==> flow/design.v <==
module bit32_2to1mux(out,sel,in1,in2);
input [31:0] in1,in2;
output [31:0] out;
input sel;
assign out = sel ? in2 : in1;
endmodule
module bit32AND (out,in1,in2);
input [31:0] in1,in2;
output [31:0] out;
assign {out}=in1 &in2;
endmodule
module bit32OR (out,in1,in2);
input [31:0] in1,in2;
output [31:0] out;
assign {out}=in1 | in2;
endmodule
module FA_dataflow (Cout, Sum,In1,In2,Cin);
input[31:0] In1,In2;
input Cin;
output Cout;
output[31:0] Sum;
assign {Cout,Sum}=In1+In2+Cin;
endmodule
module bit32_3to1_mux(out,sel,in1,in2,in3);
    input [31:0] in1, in2, in3;
    output [31:0] out;
    input [1:0] sel;
    wire[31:0] out1;
    bit32_2to1mux mux1(out1,sel[0],in1,in2);
    bit32_2to1mux mux2(out,sel[1],out1,in3);
endmodule
module ALU(in1, in2,binvert,carryin,op,result,carryout);
    input [31:0] in1,in2;
    output [31:0] result;
    input [1:0] op;
    input carryin;
    input binvert;
    output carryout;
    wire [31:0] andresult,orresult,sum,
    binvertresult;
    wire[31:0] b_inv;
    assign b_inv = ~in2;    
    bit32_2to1mux mux1(binvertresult,
    binvert,in2,b_inv);
    bit32AND ander(andresult,in1,binvertresult);
    bit32OR orer(orresult,in1,binvertresult);
    FA_dataflow adde(carryout,sum,in1,binvertresult,
    carryin);
    bit32_3to1_mux mux2(result,op,andresult,
    orresult,sum);
endmodule
module alu_control(o0,o1,o2,op, ALUOp1, ALUOp0);
    output o0,o1,o2;
    input [5:0] op;
    input ALUOp1, ALUOp0;
    assign o2 = ALUOp0 | (ALUOp1 & op[1]);
    assign o1 = (~ALUOp1) | (~op[2]);
    assign o0 = ALUOp1 & (op[3] | op[0]);
endmodule
module ANDarray (RegDst,ALUSrc, MemtoReg, RegWrite, MemRead, MemWrite,Branch,ALUOp0,ALUOp1,Op);
input [5:0] Op;
output RegDst,ALUSrc,MemtoReg, RegWrite, MemRead, MemWrite,Branch,ALUOp0,ALUOp1;
wire Rformat, lw,sw,beq,addi;
assign Rformat= (~Op[0])& (~Op[1])& (~Op[2])& (~Op[3])& (~Op[4])& (~Op[5]);
assign lw = (Op[5]) & (~Op[4]) & (~Op[3]) & (~Op[2]) & (Op[1]) & (Op[0]);
assign sw = (Op[5]) & (~Op[4]) & (Op[3]) & (~Op[2]) & (Op[1]) & (Op[0]);
assign beq = (~Op[5]) & (~Op[4]) & (~Op[3]) & (Op[2]) & (~Op[1]) & (~Op[0]);
assign addi = (~Op[5]) & (~Op[4]) & (Op[3]) & (~Op[2]) & (~Op[1]) & (~Op[0]);
assign RegDst=Rformat;
assign ALUSrc = lw | sw | addi;
assign MemtoReg = lw;
assign RegWrite = Rformat | lw | addi;
assign MemRead = lw;
assign MemWrite = sw;
assign Branch = beq;
assign ALUOp1 = Rformat;
assign ALUOp0 = beq;
endmodule
module sign_extender(outp, inp);
output[31:0] outp;
input[15:0] inp;
assign outp = (inp[15]==1)? {16'hFFFF,inp} : {16'h0000,inp};
endmodule
module RegFile32(clk,reset,ReadReg1,ReadReg2,WriteData,WriteReg,RegWrite,ReadData1,ReadData2); 
input clk, reset, RegWrite;
input[31:0] WriteData;
output[31:0] ReadData1, ReadData2;
input[4:0] ReadReg1, ReadReg2, WriteReg;
reg[1023:0] registers;
always @ (posedge clk or negedge reset)
begin
if (!reset)
registers <= 1024'b00;
else if (RegWrite)
registers[WriteReg*32 +: 32] <= WriteData;
end
assign ReadData1 = registers[ReadReg1*32 +: 32];
assign ReadData2 = registers[ReadReg2*32 +: 32];
endmodule
module data_memory(clk,Address,WriteData,MemWrite,ReadData); 
input clk, MemWrite;
input[31:0] WriteData;
output[31:0] ReadData;
input[4:0] Address;
reg[1023:0] registers;
always @ (posedge clk)
begin
if (MemWrite)
registers[Address*32 +: 32] <= WriteData;
end
assign ReadData = registers[Address*32 +: 32];
endmodule
module SCDDataPath(ALUout, instr, reset, clk);
output[31:0] ALUout;
input clk, reset;
input[31:0] instr;
wire[31:0] ReadMemData,in1,in2,aluresult,signextended,instruction, ReadData1, ReadData2, WriteData;
wire RegDst, ALUSrc, MemtoReg, RegWrite, MemRead, MemWrite, Branch, ALUOp0, ALUOp1, ALUOp2;
wire o0, o1, o2, carryout;
wire[4:0] WriteReg;
assign instruction = instr;
ANDarray control_unit(RegDst,ALUSrc, MemtoReg, RegWrite, MemRead, MemWrite,Branch,ALUOp0,ALUOp1,instruction[31:26]);
assign WriteReg = (RegDst==1)? instruction[15:11] : instruction[20:16];
RegFile32 register_file(clk,reset,instruction[25:21],instruction[20:16],WriteData,WriteReg,RegWrite,ReadData1,ReadData2);
sign_extender sign_extend(signextended, instruction[15:0]);
bit32_2to1mux alu_src_mux(in2,ALUSrc,ReadData2,signextended);
alu_control alu_con_instancce(o0,o1,o2,instruction[5:0], ALUOp1, ALUOp0);
ALU alu_instance(ReadData1,in2,o2,o2,{o1,o0},ALUout,carryout);
data_memory data_mem_instance(clk,ALUout[4:0],ReadData2,MemWrite,ReadMemData);
bit32_2to1mux data_mem_mux(WriteData,MemtoReg,ALUout,ReadMemData);
endmodule
# --- Tool chain data of SCDDataPath ---
# The steps from the RTL of SCDDataPath to its reports follow in flow order.
# Lines are those of the file above, counted from 1.
# Operators: Yosys type, input widths -> output width; for muxes data width and select width s.
# Library cell names are shortened.
inputs:
  design: "SCDDataPath"
  clock: "clk"
  cell_library: "sky130hd"
  lib_corner: "tt_025C_1v80"

# --- After elaboration ---
# Yosys after proc, flatten, opt, wreduce and memory -nomap, before mapping. Enables and synchronous resets that opt folds into registers are not counted as muxes. Memory bits, and registers merged into a memory's read port (data or address), are not among the register bits. Print and check cells are not counted. Equal cells are merged and count once.
bits:
  reg_bits: 2048
  latch_bits: 0
  ramBits: 0
  rom_bits: 0
  clocked_rd_ports_x_width: 0
  n_memories: 0
  in_bits: 34
  out_inout_bits: 32
op_classes:
  add_sub_neg: 4
  n_mul: 0
  div: 0
  cmp: 0
  n_eq: 0
  n_shift: 7
  mux: 7
  n_logic: 49
  reduce_logical: 0
ops:
  columns: ["cell", "n"]
  rows:
  - ["$shiftx 1024x11->32", 3]
  - ["$and 1024x1024->1024", 2]
  - ["$or 1024x1024->1024", 2]
  - ["$not 1024->1024", 2]
  - ["$shift 32x33->1024", 2]
  - ["$shift 32x33->1024 const A", 2]
  - ["$mux 32", 6]
  - ["$neg 10->33", 2]
  - ["$add 32x1->32", 1]
  - ["$add 32x32->32", 1]
  - ["$and 32x32->32", 1]
  - ["$or 32x32->32", 1]
  - ["$not 32->32", 1]
  - ["$and 1x1->1", 25]
  - ["$not 1->1", 8]
  - ["$or 1x1->1", 7]
  - ["$mux 5", 1]

# --- Depth ---
# Yosys ltp: most cells in a row. Word level: on the elaborated netlist, between registers, memories and ports. Mapped: between sequential cells and ports; inverters and the memories' decode and read muxes count.
logic_depth:
  word_depth: 19
  abc_area: 0
  depth_mapped: 33
  depth_no_buf: 23

# --- Netlist ---
# Source: synth_stat.txt of the flow (Yosys; design flattened, memories mapped). It holds for the ABC_AREA given above (unset counts as 0); a run with the other value may have another netlist.
synth_totals:
  cells: 7818
  yosys_area_um2: 111587.0
  flip_flops: 2048
  buffers: 820
by_type:
  columns: ["cell", "n", "area_total_um2"]
  rows:
  - ["edfxtp_1", 1024, 3.07E+04]
  - ["dfrtp_1", 1024, 2.56E+04]
  - ["mux4_2", 876, 1.97E+04]
  - ["mux2_2", 1378, 1.55E+04]
  - ["o21ai_0", 578, 2.89E+03]
  - ["nand2_1", 724, 2.72E+03]
  - ["clkbuf_1", 537, 2.02E+03]
  - ["mux2i_1", 168, 1.68E+03]
  - ["o221ai_1", 131, 1147.35]
  - ["a22oi_1", 140, 1.05E+03]
  - ["ha_1", 69, 863.328]
  - ["buf_2", 152, 760.73]
  - ["mux2_1", 65, 731.952]
  - ["nor2_1", 127, 476.707]
  - ["a211oi_1", 61, 457.939]
  - ["o211ai_1", 52, 390.374]
  - ["xnor2_1", 42, 367.853]
  - ["inv_1", 89, 334.07]
# Other cell types: 76; their cells: 581.
# By module: a second synthesis without flattening, with its own total; a netlist apart from the flattened one above.
unflattened:
  hier_cells: 8811
  hier_area_um2: 113771.6
# Rows give one instance, submodules left out.
modules:
  columns: ["module", "n_inst", "n_cells", "area_um2", "seq_area_um2"]
  rows:
  - ["RegFile32", 1, 4629, 55687.2, 25624.6]
  - ["data_memory", 1, 3594, 52576.7, 30749.5]
  - ["bit32_2to1mux", 5, 36, 544.3, 0.0]
  - ["FA_dataflow", 1, 259, 1854.3, 0.0]
  - ["sign_extender", 1, 32, 240.2, 0.0]
  - ["bit32AND", 1, 32, 200.2, 0.0]
  - ["bit32OR", 1, 32, 200.2, 0.0]
  - ["ALU", 1, 32, 120.1, 0.0]
  - ["ANDarray", 1, 13, 96.3, 0.0]
  - ["SCDDataPath", 1, 5, 56.3, 0.0]
  - ["alu_control", 1, 3, 18.8, 0.0]
  - ["bit32_3to1_mux", 1, 0, 0.0, 0.0]

# --- Path before layout ---
# Source: OpenSTA report_checks on the synthesized netlist (no wires, ideal clock, input and output delay 20% of the period each), path of least setup slack; recovery checks are left aside. Register names are those of the netlist, which keeps one name where synthesis merged equal registers.
synth_path:
  path_type: "input to register"
  start: "input instr[30]"
  end: "register data_mem_instance.registers[0]"
  period_ns: 10.5
  setup_ns: 4.916
  arrival_ns: 98.170
  required_time_ns: 5.584
  path_slack_ns: -92.586
  path_delay_ns: 100.986
  driving_pins: 2
  n_path_buf: 1
  period_less_setup_slack_ns: 103.086
# "path_delay_ns" is the arrival time less input delay plus setup time.
# "driving_pins" counts driving pins, that of a launching flip-flop among them; a cell with two outputs on the path counts twice.
# "period_less_setup_slack_ns" = period - worst setup slack (recovery checks aside). The figure is calculated, with input and output delays left at 20% of the set period.
# Between the ends stands the longest chain of elaborated cells between them, by number of cells; it is not shown to be the way that was timed. Of several equally long chains one is given.
# Each line given opens the expression or statement behind the cell; cells for indexed reads and writes are added by Yosys, which also makes memories of some case tables.
# Lines with a computed index may be missing from the assigning lines.
# Only ways into the end's enable, where the timed path ends, are counted here.
synth_via:
  path_cell_list: "clkbuf_1 > nor4_1"
  elab_chain_cells: 6
synth_rtl:
  columns: ["item", "line_no", "source"]
  rows:
  - ["start: declaration", 116, "input[31:0] instr;"]
  - ["$not 1->1", 66, "assign sw = (Op[5]) & (~Op[4]) & (Op[3]) & (~Op[2]) & (Op[1]) & (Op[0]);"]
  - ["$and 1x1->1 (5 in a row)", 66, null]
  - ["end: declaration", 105, "reg[1023:0] registers;"]

# --- Worst path after layout ---
# Path of least setup slack in the final report of stored run 1 (OpenROAD, finished layout, wires in). Where an end is a register, its clock arrival counts in the times.
layout_path:
  path_type: "input to output"
  start: "input instr[16]"
  end: "output ALUout[31]"
  period_ns: 11.4
  arrival_ns: 7.36
  required_time_ns: 9.12
  path_slack_ns: 1.76
  driving_pins: 22
  n_path_buf: 7
# Between the ends stands the longest chain of elaborated cells between them, by number of cells; it is not shown to be the way that was timed. Of several equally long chains one is given.
layout_via:
  path_cell_list: "buf_16 > buf_16 > buf_8 > buf_16 > mux4_2 > mux4_2 > mux2_4 > mux2i_1 > xnor2_1 > ha_1 > buf_4 > nand4_1 > inv_1 > a221o_1 > a221oi_2 > o21ai_2 > a211oi_2 > buf_4 > nor2_1 > a221oi_4 > nand2_4 > buf_6"
  elab_chain_cells: 7
layout_rtl:
  columns: ["item", "line_no", "source"]
  rows:
  - ["start: declaration", 116, "input[31:0] instr;"]
  - ["$shiftx 1024x11->32", 98, "assign ReadData2 = registers[ReadReg2*32 +: 32];"]
  - ["$mux 32", 5, "assign out = sel ? in2 : in1;"]
  - ["$not 32->32", 42, "assign b_inv = ~in2;"]
  - ["$mux 32", 5, null]
  - ["$add 32x32->32", 22, "assign {Cout,Sum}=In1+In2+Cin;"]
  - ["$add 32x1->32", 22, null]
  - ["$mux 32", 5, null]
  - ["end: declaration", 114, "output[31:0] ALUout;"]

# 3 stored runs of SCDDataPath in the flow (synthesis by Yosys, layout by OpenROAD, sky130hd cells), in arbitrary order. Constraints: input delay and output delay 20% of the set period each, output load 0.01 pF.
# By "timing.achieved_period_ns" is meant the clock period of the run minus its worst setup slack. This is arithmetic on one report: input and output delays are still those of the set period (20% each).
# "timing.worst_path_ns": the worst setup path's part of the clock period (all of it between registers, 20% less for each end at a port) less its slack. A launch clock that arrives late makes it longer, a capture clock that arrives late makes it shorter.
# "totalPower_uw": no workload was simulated; the value follows from the tool's default switching activity.
runs:
  - name: "stored run 1"
    settings:
      CELL_PAD_IN_SITES_DETAIL_PLACEMENT: 1
      CORE_UTILIZATION: 27
      GPL_ROUTABILITY_DRIVEN: 1
      MAX_ROUTING_LAYER: "met4"
      MIN_ROUTING_LAYER: "met2"
      PLACE_DENSITY_LB_ADDON: 0.28
      SETUP_SLACK_MARGIN: 1.82
      period_ns: 11.4
      CAP_MARGIN: 20
      CORE_MARGIN: 2
      SLEW_MARGIN: 20
    results:
      die_area_um2: 418441.0
      timing.achieved_period_ns: 9.638
      final_util_pct: 31.5
      totalPower_uw: 17877
      total_negative_slack_ns: 0.000
      layout_stdcell_area_um2: 129698.0
      worst_hold_slack_ns: 0.504
      timing.worst_path_ns: 5.08
      critical_path_type: "input to output"
      ys_area_um2: 111587.0
      fin_ws_ns: 1.762
  - name: "stored run 2"
    settings:
      CORE_UTILIZATION: 40
      period_ns: 10.3
      CAP_MARGIN: 20
      CORE_MARGIN: 2
      SLEW_MARGIN: 20
    results:
      die_area_um2: 283210.0
      timing.achieved_period_ns: 9.976
      final_util_pct: 44.8
      totalPower_uw: 18607
      total_negative_slack_ns: 0.000
      layout_stdcell_area_um2: 124132.0
      worst_hold_slack_ns: 0.494
      timing.worst_path_ns: 5.86
      critical_path_type: "input to output"
      ys_area_um2: 111587.0
      fin_ws_ns: 0.324
  - name: "stored run 3"
    settings:
      CORE_MARGIN: 5
      GPL_ROUTABILITY_DRIVEN: 0
      GPL_TIMING_DRIVEN: 0
      MAX_ROUTING_LAYER: "met4"
      MIN_ROUTING_LAYER: "met2"
      PLACE_DENSITY_LB_ADDON: 0.25
      period_ns: 10.5
      CAP_MARGIN: 20
      CORE_UTILIZATION: 40
      SLEW_MARGIN: 20
    outcome: "did not finish, routing stopped with GRT-0116"
